==> flow/design.v <==
module alu16_top(clk, valA, valB, aluop, sub, lr, cc, result);
	input clk;
	input [15:0] valA, valB;
	input [3:0] aluop;
	input sub, lr;
	output reg [3:0] cc;
	output reg [15:0] result;
	reg [15:0] a_q, b_q;
	reg [3:0] op_q;
	reg sub_q, lr_q;
	wire [3:0] cc_w;
	wire [15:0] result_w;
	ALU alu(.valA(a_q), .valB(b_q), .aluop(op_q), .sub(sub_q), .lr(lr_q), .cc(cc_w), .result(result_w));
	always @(posedge clk) begin
		a_q <= valA;
		b_q <= valB;
		op_q <= aluop;
		sub_q <= sub;
		lr_q <= lr;
		cc <= cc_w;
		result <= result_w;
	end
endmodule

module PG_Gen(A, B, P, G);
	input A, B;
	output P, G;
	assign P = A ^ B;  
	assign G = A & B;  
endmodule
module black_cell(Pin1, Pin2, Gin1, Gin2, P, G);
	input Pin1, Pin2, Gin1, Gin2;
	output P, G;
	assign P = Pin1 & Pin2;
	assign G = Gin2 | (Pin2 & Gin1);
endmodule
module Carry_Gen(P, G, Cin, Cout);
	input P, G, Cin;
	output Cout;
	assign Cout = G | (P & Cin);
endmodule
module KSA(A, B, Cin, Sum, Cout);
	input [15:0] A, B;
	input Cin;
	output [15:0] Sum;
	output Cout;
	wire [15:0] P_st_1, G_st_1, P_A, G_A, P_B, G_B, P_C, G_C, P_D, G_D, P_E, G_E;
	wire [16:1] Carry;
	PG_Gen PG_Gen0(.A(A[0]), .B(B[0]), .P(P_st_1[0]), .G(G_st_1[0]));
	PG_Gen PG_Gen1(.A(A[1]), .B(B[1]), .P(P_st_1[1]), .G(G_st_1[1]));
	PG_Gen PG_Gen2(.A(A[2]), .B(B[2]), .P(P_st_1[2]), .G(G_st_1[2]));
	PG_Gen PG_Gen3(.A(A[3]), .B(B[3]), .P(P_st_1[3]), .G(G_st_1[3]));
	PG_Gen PG_Gen4(.A(A[4]), .B(B[4]), .P(P_st_1[4]), .G(G_st_1[4]));
	PG_Gen PG_Gen5(.A(A[5]), .B(B[5]), .P(P_st_1[5]), .G(G_st_1[5]));
	PG_Gen PG_Gen6(.A(A[6]), .B(B[6]), .P(P_st_1[6]), .G(G_st_1[6]));
	PG_Gen PG_Gen7(.A(A[7]), .B(B[7]), .P(P_st_1[7]), .G(G_st_1[7]));
	PG_Gen PG_Gen8(.A(A[8]), .B(B[8]), .P(P_st_1[8]), .G(G_st_1[8]));
	PG_Gen PG_Gen9(.A(A[9]), .B(B[9]), .P(P_st_1[9]), .G(G_st_1[9]));
	PG_Gen PG_Gen10(.A(A[10]), .B(B[10]), .P(P_st_1[10]), .G(G_st_1[10]));
	PG_Gen PG_Gen11(.A(A[11]), .B(B[11]), .P(P_st_1[11]), .G(G_st_1[11]));
	PG_Gen PG_Gen12(.A(A[12]), .B(B[12]), .P(P_st_1[12]), .G(G_st_1[12]));
	PG_Gen PG_Gen13(.A(A[13]), .B(B[13]), .P(P_st_1[13]), .G(G_st_1[13]));
	PG_Gen PG_Gen14(.A(A[14]), .B(B[14]), .P(P_st_1[14]), .G(G_st_1[14]));
	PG_Gen PG_Gen15(.A(A[15]), .B(B[15]), .P(P_st_1[15]), .G(G_st_1[15]));
	black_cell BC_A0(.Pin2(P_st_1[0]), .Gin2(G_st_1[0]), .Pin1(1'b0), .Gin1(Cin), .P(P_A[0]), .G(G_A[0]));
	black_cell BC_A1(.Pin2(P_st_1[1]), .Gin2(G_st_1[1]), .Pin1(P_st_1[0]), .Gin1(G_st_1[0]), .P(P_A[1]), .G(G_A[1]));
	black_cell BC_A2(.Pin2(P_st_1[2]), .Gin2(G_st_1[2]), .Pin1(P_st_1[1]), .Gin1(G_st_1[1]), .P(P_A[2]), .G(G_A[2]));
	black_cell BC_A3(.Pin2(P_st_1[3]), .Gin2(G_st_1[3]), .Pin1(P_st_1[2]), .Gin1(G_st_1[2]), .P(P_A[3]), .G(G_A[3]));
	black_cell BC_A4(.Pin2(P_st_1[4]), .Gin2(G_st_1[4]), .Pin1(P_st_1[3]), .Gin1(G_st_1[3]), .P(P_A[4]), .G(G_A[4]));
	black_cell BC_A5(.Pin2(P_st_1[5]), .Gin2(G_st_1[5]), .Pin1(P_st_1[4]), .Gin1(G_st_1[4]), .P(P_A[5]), .G(G_A[5]));
	black_cell BC_A6(.Pin2(P_st_1[6]), .Gin2(G_st_1[6]), .Pin1(P_st_1[5]), .Gin1(G_st_1[5]), .P(P_A[6]), .G(G_A[6]));
	black_cell BC_A7(.Pin2(P_st_1[7]), .Gin2(G_st_1[7]), .Pin1(P_st_1[6]), .Gin1(G_st_1[6]), .P(P_A[7]), .G(G_A[7]));
	black_cell BC_A8(.Pin2(P_st_1[8]), .Gin2(G_st_1[8]), .Pin1(P_st_1[7]), .Gin1(G_st_1[7]), .P(P_A[8]), .G(G_A[8]));
	black_cell BC_A9(.Pin2(P_st_1[9]), .Gin2(G_st_1[9]), .Pin1(P_st_1[8]), .Gin1(G_st_1[8]), .P(P_A[9]), .G(G_A[9]));
	black_cell BC_A10(.Pin2(P_st_1[10]), .Gin2(G_st_1[10]), .Pin1(P_st_1[9]), .Gin1(G_st_1[9]), .P(P_A[10]), .G(G_A[10]));
	black_cell BC_A11(.Pin2(P_st_1[11]), .Gin2(G_st_1[11]), .Pin1(P_st_1[10]), .Gin1(G_st_1[10]), .P(P_A[11]), .G(G_A[11]));
	black_cell BC_A12(.Pin2(P_st_1[12]), .Gin2(G_st_1[12]), .Pin1(P_st_1[11]), .Gin1(G_st_1[11]), .P(P_A[12]), .G(G_A[12]));
	black_cell BC_A13(.Pin2(P_st_1[13]), .Gin2(G_st_1[13]), .Pin1(P_st_1[12]), .Gin1(G_st_1[12]), .P(P_A[13]), .G(G_A[13]));
	black_cell BC_A14(.Pin2(P_st_1[14]), .Gin2(G_st_1[14]), .Pin1(P_st_1[13]), .Gin1(G_st_1[13]), .P(P_A[14]), .G(G_A[14]));
	black_cell BC_A15(.Pin2(P_st_1[15]), .Gin2(G_st_1[15]), .Pin1(P_st_1[14]), .Gin1(G_st_1[14]), .P(P_A[15]), .G(G_A[15]));
	black_cell BC_B1(.Pin2(P_A[1]), .Gin2(G_A[1]), .Pin1(1'b0), .Gin1(Cin), .P(P_B[1]), .G(G_B[1]));
	black_cell BC_B2(.Pin2(P_A[2]), .Gin2(G_A[2]), .Pin1(P_A[0]), .Gin1(G_A[0]), .P(P_B[2]), .G(G_B[2]));
	black_cell BC_B3(.Pin2(P_A[3]), .Gin2(G_A[3]), .Pin1(P_A[1]), .Gin1(G_A[1]), .P(P_B[3]), .G(G_B[3]));
	black_cell BC_B4(.Pin2(P_A[4]), .Gin2(G_A[4]), .Pin1(P_A[2]), .Gin1(G_A[2]), .P(P_B[4]), .G(G_B[4]));
	black_cell BC_B5(.Pin2(P_A[5]), .Gin2(G_A[5]), .Pin1(P_A[3]), .Gin1(G_A[3]), .P(P_B[5]), .G(G_B[5]));
	black_cell BC_B6(.Pin2(P_A[6]), .Gin2(G_A[6]), .Pin1(P_A[4]), .Gin1(G_A[4]), .P(P_B[6]), .G(G_B[6]));
	black_cell BC_B7(.Pin2(P_A[7]), .Gin2(G_A[7]), .Pin1(P_A[5]), .Gin1(G_A[5]), .P(P_B[7]), .G(G_B[7]));
	black_cell BC_B8(.Pin2(P_A[8]), .Gin2(G_A[8]), .Pin1(P_A[6]), .Gin1(G_A[6]), .P(P_B[8]), .G(G_B[8]));
	black_cell BC_B9(.Pin2(P_A[9]), .Gin2(G_A[9]), .Pin1(P_A[7]), .Gin1(G_A[7]), .P(P_B[9]), .G(G_B[9]));
	black_cell BC_B10(.Pin2(P_A[10]), .Gin2(G_A[10]), .Pin1(P_A[8]), .Gin1(G_A[8]), .P(P_B[10]), .G(G_B[10]));
	black_cell BC_B11(.Pin2(P_A[11]), .Gin2(G_A[11]), .Pin1(P_A[9]), .Gin1(G_A[9]), .P(P_B[11]), .G(G_B[11]));
	black_cell BC_B12(.Pin2(P_A[12]), .Gin2(G_A[12]), .Pin1(P_A[10]), .Gin1(G_A[10]), .P(P_B[12]), .G(G_B[12]));
	black_cell BC_B13(.Pin2(P_A[13]), .Gin2(G_A[13]), .Pin1(P_A[11]), .Gin1(G_A[11]), .P(P_B[13]), .G(G_B[13]));
	black_cell BC_B14(.Pin2(P_A[14]), .Gin2(G_A[14]), .Pin1(P_A[12]), .Gin1(G_A[12]), .P(P_B[14]), .G(G_B[14]));
	black_cell BC_B15(.Pin2(P_A[15]), .Gin2(G_A[15]), .Pin1(P_A[13]), .Gin1(G_A[13]), .P(P_B[15]), .G(G_B[15]));
	black_cell BC_C3(.Pin2(P_B[3]), .Gin2(G_B[3]), .Pin1(1'b0), .Gin1(Cin), .P(P_C[3]), .G(G_C[3]));
	black_cell BC_C4(.Pin2(P_B[4]), .Gin2(G_B[4]), .Pin1(P_A[0]), .Gin1(G_A[0]), .P(P_C[4]), .G(G_C[4]));
	black_cell BC_C5(.Pin2(P_B[5]), .Gin2(G_B[5]), .Pin1(P_B[1]), .Gin1(G_B[1]), .P(P_C[5]), .G(G_C[5]));
	black_cell BC_C6(.Pin2(P_B[6]), .Gin2(G_B[6]), .Pin1(P_B[2]), .Gin1(G_B[2]), .P(P_C[6]), .G(G_C[6]));
	black_cell BC_C7(.Pin2(P_B[7]), .Gin2(G_B[7]), .Pin1(P_B[3]), .Gin1(G_B[3]), .P(P_C[7]), .G(G_C[7]));
	black_cell BC_C8(.Pin2(P_B[8]), .Gin2(G_B[8]), .Pin1(P_B[4]), .Gin1(G_B[4]), .P(P_C[8]), .G(G_C[8]));
	black_cell BC_C9(.Pin2(P_B[9]), .Gin2(G_B[9]), .Pin1(P_B[5]), .Gin1(G_B[5]), .P(P_C[9]), .G(G_C[9]));
	black_cell BC_C10(.Pin2(P_B[10]), .Gin2(G_B[10]), .Pin1(P_B[6]), .Gin1(G_B[6]), .P(P_C[10]), .G(G_C[10]));
	black_cell BC_C11(.Pin2(P_B[11]), .Gin2(G_B[11]), .Pin1(P_B[7]), .Gin1(G_B[7]), .P(P_C[11]), .G(G_C[11]));
	black_cell BC_C12(.Pin2(P_B[12]), .Gin2(G_B[12]), .Pin1(P_B[8]), .Gin1(G_B[8]), .P(P_C[12]), .G(G_C[12]));
	black_cell BC_C13(.Pin2(P_B[13]), .Gin2(G_B[13]), .Pin1(P_B[9]), .Gin1(G_B[9]), .P(P_C[13]), .G(G_C[13]));
	black_cell BC_C14(.Pin2(P_B[14]), .Gin2(G_B[14]), .Pin1(P_B[10]), .Gin1(G_B[10]), .P(P_C[14]), .G(G_C[14]));
	black_cell BC_C15(.Pin2(P_B[15]), .Gin2(G_B[15]), .Pin1(P_B[11]), .Gin1(G_B[11]), .P(P_C[15]), .G(G_C[15]));
	black_cell BC_D7(.Pin2(P_C[7]), .Gin2(G_C[7]), .Pin1(1'b0), .Gin1(Cin), .P(P_D[7]), .G(G_D[7]));
	black_cell BC_D8(.Pin2(P_C[8]), .Gin2(G_C[8]), .Pin1(P_A[0]), .Gin1(G_A[0]), .P(P_D[8]), .G(G_D[8]));
	black_cell BC_D9(.Pin2(P_C[9]), .Gin2(G_C[9]), .Pin1(P_B[1]), .Gin1(G_B[1]), .P(P_D[9]), .G(G_D[9]));
	black_cell BC_D10(.Pin2(P_C[10]), .Gin2(G_C[10]), .Pin1(P_B[2]), .Gin1(G_B[2]), .P(P_D[10]), .G(G_D[10]));
	black_cell BC_D11(.Pin2(P_C[11]), .Gin2(G_C[11]), .Pin1(P_C[3]), .Gin1(G_C[3]), .P(P_D[11]), .G(G_D[11]));
	black_cell BC_D12(.Pin2(P_C[12]), .Gin2(G_C[12]), .Pin1(P_C[4]), .Gin1(G_C[4]), .P(P_D[12]), .G(G_D[12]));
	black_cell BC_D13(.Pin2(P_C[13]), .Gin2(G_C[13]), .Pin1(P_C[5]), .Gin1(G_C[5]), .P(P_D[13]), .G(G_D[13]));
	black_cell BC_D14(.Pin2(P_C[14]), .Gin2(G_C[14]), .Pin1(P_C[6]), .Gin1(G_C[6]), .P(P_D[14]), .G(G_D[14]));
	black_cell BC_D15(.Pin2(P_C[15]), .Gin2(G_C[15]), .Pin1(P_C[7]), .Gin1(G_C[7]), .P(P_D[15]), .G(G_D[15]));
	black_cell BC_E15(.Pin2(P_D[15]), .Gin2(G_D[15]), .Pin1(1'b0), .Gin1(Cin), .P(P_E[15]), .G(G_E[15]));
	Carry_Gen carry_1(.P(P_A[0]), .G(G_A[0]), .Cin(Cin), .Cout(Carry[1]));
	Carry_Gen carry_2(.P(P_B[1]), .G(G_B[1]), .Cin(Cin), .Cout(Carry[2]));
	Carry_Gen carry_3(.P(P_B[2]), .G(G_B[2]), .Cin(Cin), .Cout(Carry[3]));
	Carry_Gen carry_4(.P(P_C[3]), .G(G_C[3]), .Cin(Cin), .Cout(Carry[4]));
	Carry_Gen carry_5(.P(P_C[4]), .G(G_C[4]), .Cin(Cin), .Cout(Carry[5]));
	Carry_Gen carry_6(.P(P_C[5]), .G(G_C[5]), .Cin(Cin), .Cout(Carry[6]));
	Carry_Gen carry_7(.P(P_C[6]), .G(G_C[6]), .Cin(Cin), .Cout(Carry[7]));
	Carry_Gen carry_8(.P(P_D[7]), .G(G_D[7]), .Cin(Cin), .Cout(Carry[8]));
	Carry_Gen carry_9(.P(P_D[8]), .G(G_D[8]), .Cin(Cin), .Cout(Carry[9]));
	Carry_Gen carry_10(.P(P_D[9]), .G(G_D[9]), .Cin(Cin), .Cout(Carry[10]));
	Carry_Gen carry_11(.P(P_D[10]), .G(G_D[10]), .Cin(Cin), .Cout(Carry[11]));
	Carry_Gen carry_12(.P(P_D[11]), .G(G_D[11]), .Cin(Cin), .Cout(Carry[12]));
	Carry_Gen carry_13(.P(P_D[12]), .G(G_D[12]), .Cin(Cin), .Cout(Carry[13]));
	Carry_Gen carry_14(.P(P_D[13]), .G(G_D[13]), .Cin(Cin), .Cout(Carry[14]));
	Carry_Gen carry_15(.P(P_D[14]), .G(G_D[14]), .Cin(Cin), .Cout(Carry[15]));
	Carry_Gen carry_16(.P(P_D[15]), .G(G_D[15]), .Cin(Cin), .Cout(Carry[16]));
	assign Sum[0] = Cin ^ P_st_1[0];
	assign Sum[1] = Carry[1] ^ P_st_1[1];
	assign Sum[2] = Carry[2] ^ P_st_1[2];
	assign Sum[3] = Carry[3] ^ P_st_1[3];
	assign Sum[4] = Carry[4] ^ P_st_1[4];
	assign Sum[5] = Carry[5] ^ P_st_1[5];
	assign Sum[6] = Carry[6] ^ P_st_1[6];
	assign Sum[7] = Carry[7] ^ P_st_1[7];
	assign Sum[8] = Carry[8] ^ P_st_1[8];
	assign Sum[9] = Carry[9] ^ P_st_1[9];
	assign Sum[10] = Carry[10] ^ P_st_1[10];
	assign Sum[11] = Carry[11] ^ P_st_1[11];
	assign Sum[12] = Carry[12] ^ P_st_1[12];
	assign Sum[13] = Carry[13] ^ P_st_1[13];
	assign Sum[14] = Carry[14] ^ P_st_1[14];
	assign Sum[15] = Carry[15] ^ P_st_1[15];
	assign Cout = Carry[16];
endmodule
module Shifter(shift, lr, in, out);
	input [3:0] shift;
	input lr;
	input [15:0] in;
	output [15:0] out;
	wire [15:0] st1, st2, st3;
	assign st1 = shift[0]? (lr? {in[14:0], 1'b0}:{in[15], in[15:1]}) : in[15:0];
	assign st2 = shift[1]? (lr? {st1[13:0], 2'b00}:{st1[15], st1[15], st1[15:2]}) : st1[15:0];
	assign st3 = shift[2]? (lr? {st2[11:0], 4'b0000}:{st2[15], st2[15], st2[15], st2[15], st2[15:4]}) : st2[15:0];
	assign out = shift[3]? 
	(lr? {st3[7:0], 8'b00000000}:{st3[15], st3[15], st3[15], st3[15], st3[15], st3[15], st3[15], st3[15], st3[15:8]}) : st3[15:0];
endmodule
module LShifter(shift, lr, in, out);
	input [3:0] shift;
	input lr;
	input [15:0] in;
	output [15:0] out;
	wire [15:0] st1, st2, st3;
	assign st1 = shift[0]? (lr? {in[14:0], 1'b0}:{1'b0, in[15:1]}) : in[15:0];
	assign st2 = shift[1]? (lr? {st1[13:0], 2'b00}:{2'b00, st1[15:2]}) : st1[15:0];
	assign st3 = shift[2]? (lr? {st2[11:0], 4'b0000}:{4'b0000, st2[15:4]}) : st2[15:0];
	assign out = shift[3]? 
	(lr? {st3[7:0], 8'b00000000}:{8'b00000000, st3[15:8]}) : st3[15:0];
endmodule
module Rotator(shift, lr, in, out);
	input [3:0] shift;
	input lr;
	input [15:0] in;
	output [15:0] out;
	wire [15:0] st1, st2, st3;
	assign st1 = shift[0]? (lr? {in[14:0], in[15]}:{in[0], in[15:1]}) : in[15:0];
	assign st2 = shift[1]? (lr? {st1[13:0], st1[15:14]}:{st1[1:0], st1[15:2]}) : st1[15:0];
	assign st3 = shift[2]? (lr? {st2[11:0], st2[15:12]}:{st2[3:0], st2[15:4]}) : st2[15:0];
	assign out = shift[3]? (lr? {st3[7:0], st3[15:8]}:{st3[7:0], st3[15:8]}) : st3[15:0];
endmodule
module ALU(valA, valB, aluop, sub, lr, cc, result);
	input [15:0] valA;
	input [15:0] valB;
	input [3:0] aluop;  
	input sub;  
	input lr;  
	output [3:0] cc;  
	output [15:0] result;
	wire [15:0] and16b, or16b, not16b, xor16b, ashift_out, lshift_out, rotate_out, add_out, svalB, result;  
	wire shift_co, add_co;
	wire [3:0] cc;
	wire N, Z, C, V;  
	assign and16b = valA & valB;
	assign or16b = valA | valB;
	assign not16b = ~valA;
	assign xor16b = valA ^ valB;
	Shifter arith_shifter(.shift(valB[3:0]), .lr(lr), .in(valA), .out(ashift_out));  
	LShifter logic_shifter(.shift(valB[3:0]), .lr(lr), .in(valA), .out(lshift_out));  
	Rotator rotator(.shift(valB[3:0]), .lr(lr), .in(valA), .out(rotate_out));
	assign svalB = sub ? ~valB : valB;
	KSA ksadder(.A(valA), .B(svalB), .Cin(sub), .Sum(add_out), .Cout(add_co));
	assign result = 
		(aluop == 4'b0000) ? add_out :  
		(aluop == 4'b0001) ? ashift_out :  
		(aluop == 4'b0010) ? lshift_out :  
		(aluop == 4'b0011) ? rotate_out :  
		(aluop == 4'b0100) ? and16b :  
		(aluop == 4'b0101) ? or16b :  
		(aluop == 4'b0110) ? not16b :  
		(aluop == 4'b0111) ? xor16b :  
		16'b0;  
	assign N = result[15];  
	assign Z = ~|result;  
	assign C = (aluop == 4'b0000) & add_co;  
	assign V = ((aluop == 4'b0001) | (aluop == 4'b0010) | (aluop == 4'b0011)) ? 
					lr & (valA > result) : 1'b0;
	assign cc = {N, Z, C, V};
endmodule
; ---- From RTL to reports: alu16_top
; The steps from the RTL of alu16_top to its reports follow in flow order.
; Lines are those of the file above, counted from 1.
; Library cell names are shortened.
; The mark - stands for no value.
[inputs]
top = alu16_top
clk_port = clk
library = sky130hd
corner = tt_025C_1v80

; ---- Elaborated design
; Source: Yosys, flattened and elaborated, memories not mapped. Widths are those after wreduce; folded enables and synchronous resets count as part of the registers. Registers that Yosys merges into a memory's read port (data or address) are not register bits. Print and check cells do not count. Equal cells are merged and count once.
[bits]
register_bits = 58
inputBits = 39
word_cells = 254
[op_classes]
compare = 1
equal = 7
muxes = 32
bitwise = 203
reduce_and_logical = 3
[ops]
columns = cell, n
row1 = 2-to-1 mux 16 bit, 32
row2 = AND 1 bit, 110
row3 = bitwise OR 1 bit, 56
row4 = XOR 1 bit, 32
row5 = NOT 16 bit, 2
row6 = > comparator 16 bit, 1
row7 = AND 16 bit, 1
row8 = bitwise OR 16 bit, 1
row9 = XOR 16 bit, 1
row10 = OR reduction 16 bit, 1
row11 = == test 4 x 3 -> 1 bit (second input constant), 4
row12 = == test 4 x 2 -> 1 bit (second input constant), 2
row13 = == test 4 x 1 -> 1 bit (second input constant), 1
row14 = zero test 4 bit, 1
row15 = zero test 1 bit, 1

; ---- Longest topological paths
; Depth = most cells in a row (Yosys ltp): at word level without a register or memory, in the mapped netlist without a sequential cell, where the memories' decode and read muxes count.
[depth]
ltp_word = 15
abc_area = 1
depth_mapped = 24
depth_no_buf = 22

; ---- Mapped cells and area
; The flow's flattened synthesis, as Yosys stat reports it; memories are mapped. The netlist is that of the ABC_AREA named above (0 if unset); the other value can give another one.
[types]
columns = cell, n, area_total_um2
row1 = nand2_1, 307, 1.15E+03
row2 = dfxtp_1, 57, 1.14E+03
row3 = ha_1, 64, 800.768
row4 = nand3_1, 119, 595.571
row5 = inv_1, 105, 394.128
row6 = a21oi_1, 46, 230.221
row7 = nor2_1, 55, 206.448
row8 = nand3_2, 20, 200.192
row9 = nand4_1, 27, 168.912
row10 = o21ai_0, 28, 140.134
row11 = xor2_1, 16, 140.134
row12 = o22ai_1, 15, 93.84
row13 = buf_2, 16, 80.077
row14 = nor2_2, 11, 68.816
row15 = a211oi_1, 9, 67.565
row16 = clkbuf_1, 13, 48.797
row17 = buf_4, 6, 45.043
row18 = nor3_2, 4, 40.038
; Other cell types: 23; their cells: 57.
[mapped]
cells = 975
area_um2 = 6010.8
ff_cells = 57
n_buf = 40

; ---- Path before layout
; Path of least setup slack by OpenSTA after synthesis, without wires, with an ideal clock, recovery checks aside; 20% of the period is set as input and as output delay. Where synthesis merged equal registers, the netlist keeps one of their names.
[synth_timing]
path_kind = reg2reg
startpoint = register sub_q
endpoint = register cc[0]
clock_period_ns = 4.7
launch_ns = 0.000
arrival_time_ns = 3.313
setup_slack_ns = 1.273
path_delay_ns = 3.428
path_stages = 20
path_buffers = 2
period_less_setup_slack_ns = 3.427
; "path_delay_ns" is the arrival time less input delay plus setup time.
; "path_stages": output pins that drive a net of the path, with the launching flip-flop's if there is one; two outputs of one cell count as two.
; "period_less_setup_slack_ns" is the clock period less the worst setup slack; recovery checks do not enter. This is arithmetic on one report: input and output delays are still those of the set period (20% each).
; Between the ends stands the longest chain of elaborated cells between them, by number of cells; it is not shown to be the way that was timed. Of several equally long chains one is given.
; Each line given opens the expression or statement behind the cell; cells for indexed reads and writes are added by Yosys, which also makes memories of some case tables.
[synth_between]
path_cell_list = dfxtp_1 > buf_2 > buf_1 > xor2_1 > ha_1 > nand2_1 > inv_1 > a21oi_1 > o21ai_1 > nand2_1 > nand2_1 > nand2_1 > nand2_1 > nor2_1 > nor3_4 > ha_1 > nand4_1 > nor2_1 > o21ai_0 > a2111oi_0
elab_chain_cells = 14
cells_between = 183
cone_lines = 23
classes_between = 1 x compare; 2 x mux; 180 x logic
[synth_lines]
columns = element, line_no
row1 = "start, declared", 10  ; reg sub_q, lr_q;
row2 = "start, assigned", 18  ; sub_q <= sub;
row3 = 2-to-1 mux 16 bit, 207  ; assign svalB = sub ? ~valB : valB;
row4 = XOR 1 bit, 28  ; assign P = A ^ B;
row5 = AND 1 bit, 35  ; assign G = Gin2 | (Pin2 & Gin1);
row6 = bitwise OR 1 bit, 35
row7 = AND 1 bit, 35
row8 = bitwise OR 1 bit, 35
row9 = AND 1 bit, 35
row10 = bitwise OR 1 bit, 35
row11 = AND 1 bit, 35
row12 = bitwise OR 1 bit, 35
row13 = XOR 1 bit, 150  ; assign Sum[15] = Carry[15] ^ P_st_1[15];
row14 = 2-to-1 mux 16 bit, 210  ; (aluop == 4'b0000) ? add_out :
row15 = > comparator 16 bit, 223  ; lr & (valA > result) : 1'b0;
row16 = AND 1 bit, 223
row17 = "end, assigned", 20  ; cc <= cc_w;
row18 = "end, declared", 6  ; output reg [3:0] cc;

; ---- Path in the finished layout
; Path of least setup slack in the final report of run 1 (OpenROAD, finished layout, wires in). Where an end is a register, its clock arrival counts in the times.
[layout_timing]
path_kind = reg2reg
startpoint = register sub_q
endpoint = register cc[0]
clock_period_ns = 6.38
launch_ns = 0.36
arrival_time_ns = 4.30
setup_slack_ns = 2.33
path_stages = 18
path_buffers = 0
; Between the ends stands the longest chain of elaborated cells between them, by number of cells; it is not shown to be the way that was timed. Of several equally long chains one is given.
[layout_between]
path_cell_list = dfxtp_1 > xor2_1 > ha_1 > a21oi_1 > o21ai_1 > a21oi_1 > o21ai_1 > nand2_1 > nand2_1 > nand2_1 > nand2_1 > nor2_1 > nor3_4 > ha_1 > nand2_1 > o21ai_0 > a21oi_1 > a2111oi_0
elab_chain_cells = 14
cells_between = 183
cone_lines = 23
classes_between = 1 x compare; 2 x mux; 180 x logic
[layout_lines]
columns = element, line_no
row1 = "start, declared", 10  ; reg sub_q, lr_q;
row2 = "start, assigned", 18  ; sub_q <= sub;
row3 = 2-to-1 mux 16 bit, 207  ; assign svalB = sub ? ~valB : valB;
row4 = XOR 1 bit, 28  ; assign P = A ^ B;
row5 = AND 1 bit, 35  ; assign G = Gin2 | (Pin2 & Gin1);
row6 = bitwise OR 1 bit, 35
row7 = AND 1 bit, 35
row8 = bitwise OR 1 bit, 35
row9 = AND 1 bit, 35
row10 = bitwise OR 1 bit, 35
row11 = AND 1 bit, 35
row12 = bitwise OR 1 bit, 35
row13 = XOR 1 bit, 150  ; assign Sum[15] = Carry[15] ^ P_st_1[15];
row14 = 2-to-1 mux 16 bit, 210  ; (aluop == 4'b0000) ? add_out :
row15 = > comparator 16 bit, 223  ; lr & (valA > result) : 1'b0;
row16 = AND 1 bit, 223
row17 = "end, assigned", 20  ; cc <= cc_w;
row18 = "end, declared", 6  ; output reg [3:0] cc;

; Record of 5 stored runs of the RTL-to-layout flow on alu16_top, platform sky130hd. The runs are unordered. Constraints: input delay and output delay 20% of the set period each, output load 0.01 pF.
; "period_less_ws_ns" means the clock period less the worst setup slack. The figure is calculated, with input and output delays left at 20% of the set period.
; "worstPathTime_ns" = time allowed to the worst setup path (clock period - input delay - output delay, where it has them) - its slack; a late launch clock adds to it, a late capture clock takes from it.
; By "total_power_mw" is meant OpenSTA's value without simulated activity: inputs other than the clock are taken to toggle once in ten clock periods, and the tool carries that through the logic.

[run 1: settings]
ABC_AREA = 1
CORE_ASPECT_RATIO = 1.17
CORE_UTILIZATION = 15
GPL_ROUTABILITY_DRIVEN = 1
MIN_ROUTING_LAYER = met1
PLACE_DENSITY_LB_ADDON = 0.14
SETUP_SLACK_MARGIN = 1.23
period_ns = 6.38
CAP_MARGIN = 20
CORE_MARGIN = 2
SLEW_MARGIN = 20
[run 1: results]
post_route_stdcell_area_um2 = 7423.4
period_less_ws_ns = 4.052
design_die_area_um2 = 41693.6
total_power_mw = 1.469
timing.setup.tns_ns = 0.000
post_route_util_pct = 18.7
worstSetupSlack_ns = 2.328
synth_chip_area_um2 = 6010.8
worstPathTime_ns = 4.05
critical_path_type = reg2reg

[run 2: settings]
CORE_UTILIZATION = 25
period_ns = 4.55
CAP_MARGIN = 20
CORE_MARGIN = 2
SLEW_MARGIN = 20
[run 2: results]
post_route_stdcell_area_um2 = 8444.4
period_less_ws_ns = 4.235
design_die_area_um2 = 28208.9
total_power_mw = 2.231
timing.setup.tns_ns = 0.000
post_route_util_pct = 31.7
worstSetupSlack_ns = 0.315
synth_chip_area_um2 = 6720.2
worstPathTime_ns = 4.24
critical_path_type = reg2reg

[run 3: settings]
ABC_AREA = 1
CAP_MARGIN = 10
CELL_PAD_IN_SITES_GLOBAL_PLACEMENT = 3
CORE_ASPECT_RATIO = 1.23
CORE_MARGIN = 5
CTS_CLUSTER_DIAMETER = 121
CTS_CLUSTER_SIZE = 25
GPL_ROUTABILITY_DRIVEN = 0
GPL_TIMING_DRIVEN = 0
MAX_ROUTING_LAYER = met4
MIN_ROUTING_LAYER = met1
SLEW_MARGIN = 35
TNS_END_PERCENT = 55
period_ns = 4.7
CORE_UTILIZATION = 40
[run 3: results]
outcome = stopped before the end: placement reported GPL-0301

[run 4: settings]
CORE_ASPECT_RATIO = 0.76
CORE_UTILIZATION = 60
PLACE_DENSITY_LB_ADDON = 0.04
SETUP_SLACK_MARGIN = 1.78
SLEW_MARGIN = 35
period_ns = 6.14
CAP_MARGIN = 20
CORE_MARGIN = 2
[run 4: results]
post_route_stdcell_area_um2 = 7957.6
period_less_ws_ns = 4.306
design_die_area_um2 = 12070.5
total_power_mw = 1.640
timing.setup.tns_ns = 0.000
post_route_util_pct = 73.3
worstSetupSlack_ns = 1.834
synth_chip_area_um2 = 6720.2
worstPathTime_ns = 4.31
critical_path_type = reg2reg

[run 5: settings]
ABC_AREA = 0
CORE_ASPECT_RATIO = 0.54
CORE_UTILIZATION = 57
GPL_ROUTABILITY_DRIVEN = 1
GPL_TIMING_DRIVEN = 0
MIN_ROUTING_LAYER = met1
PLACE_DENSITY_LB_ADDON = 0.14
SETUP_SLACK_MARGIN = 1.23
SLEW_MARGIN = 0
period_ns = 6.38
CAP_MARGIN = 20
CORE_MARGIN = 2
[run 5: results]
post_route_stdcell_area_um2 = 7982.7
period_less_ws_ns = 5.215
design_die_area_um2 = 12716.0
total_power_mw = 1.596
timing.setup.tns_ns = 0.000
post_route_util_pct = 68.8
worstSetupSlack_ns = 1.165
synth_chip_area_um2 = 6720.2
worstPathTime_ns = 5.21
critical_path_type = reg2reg
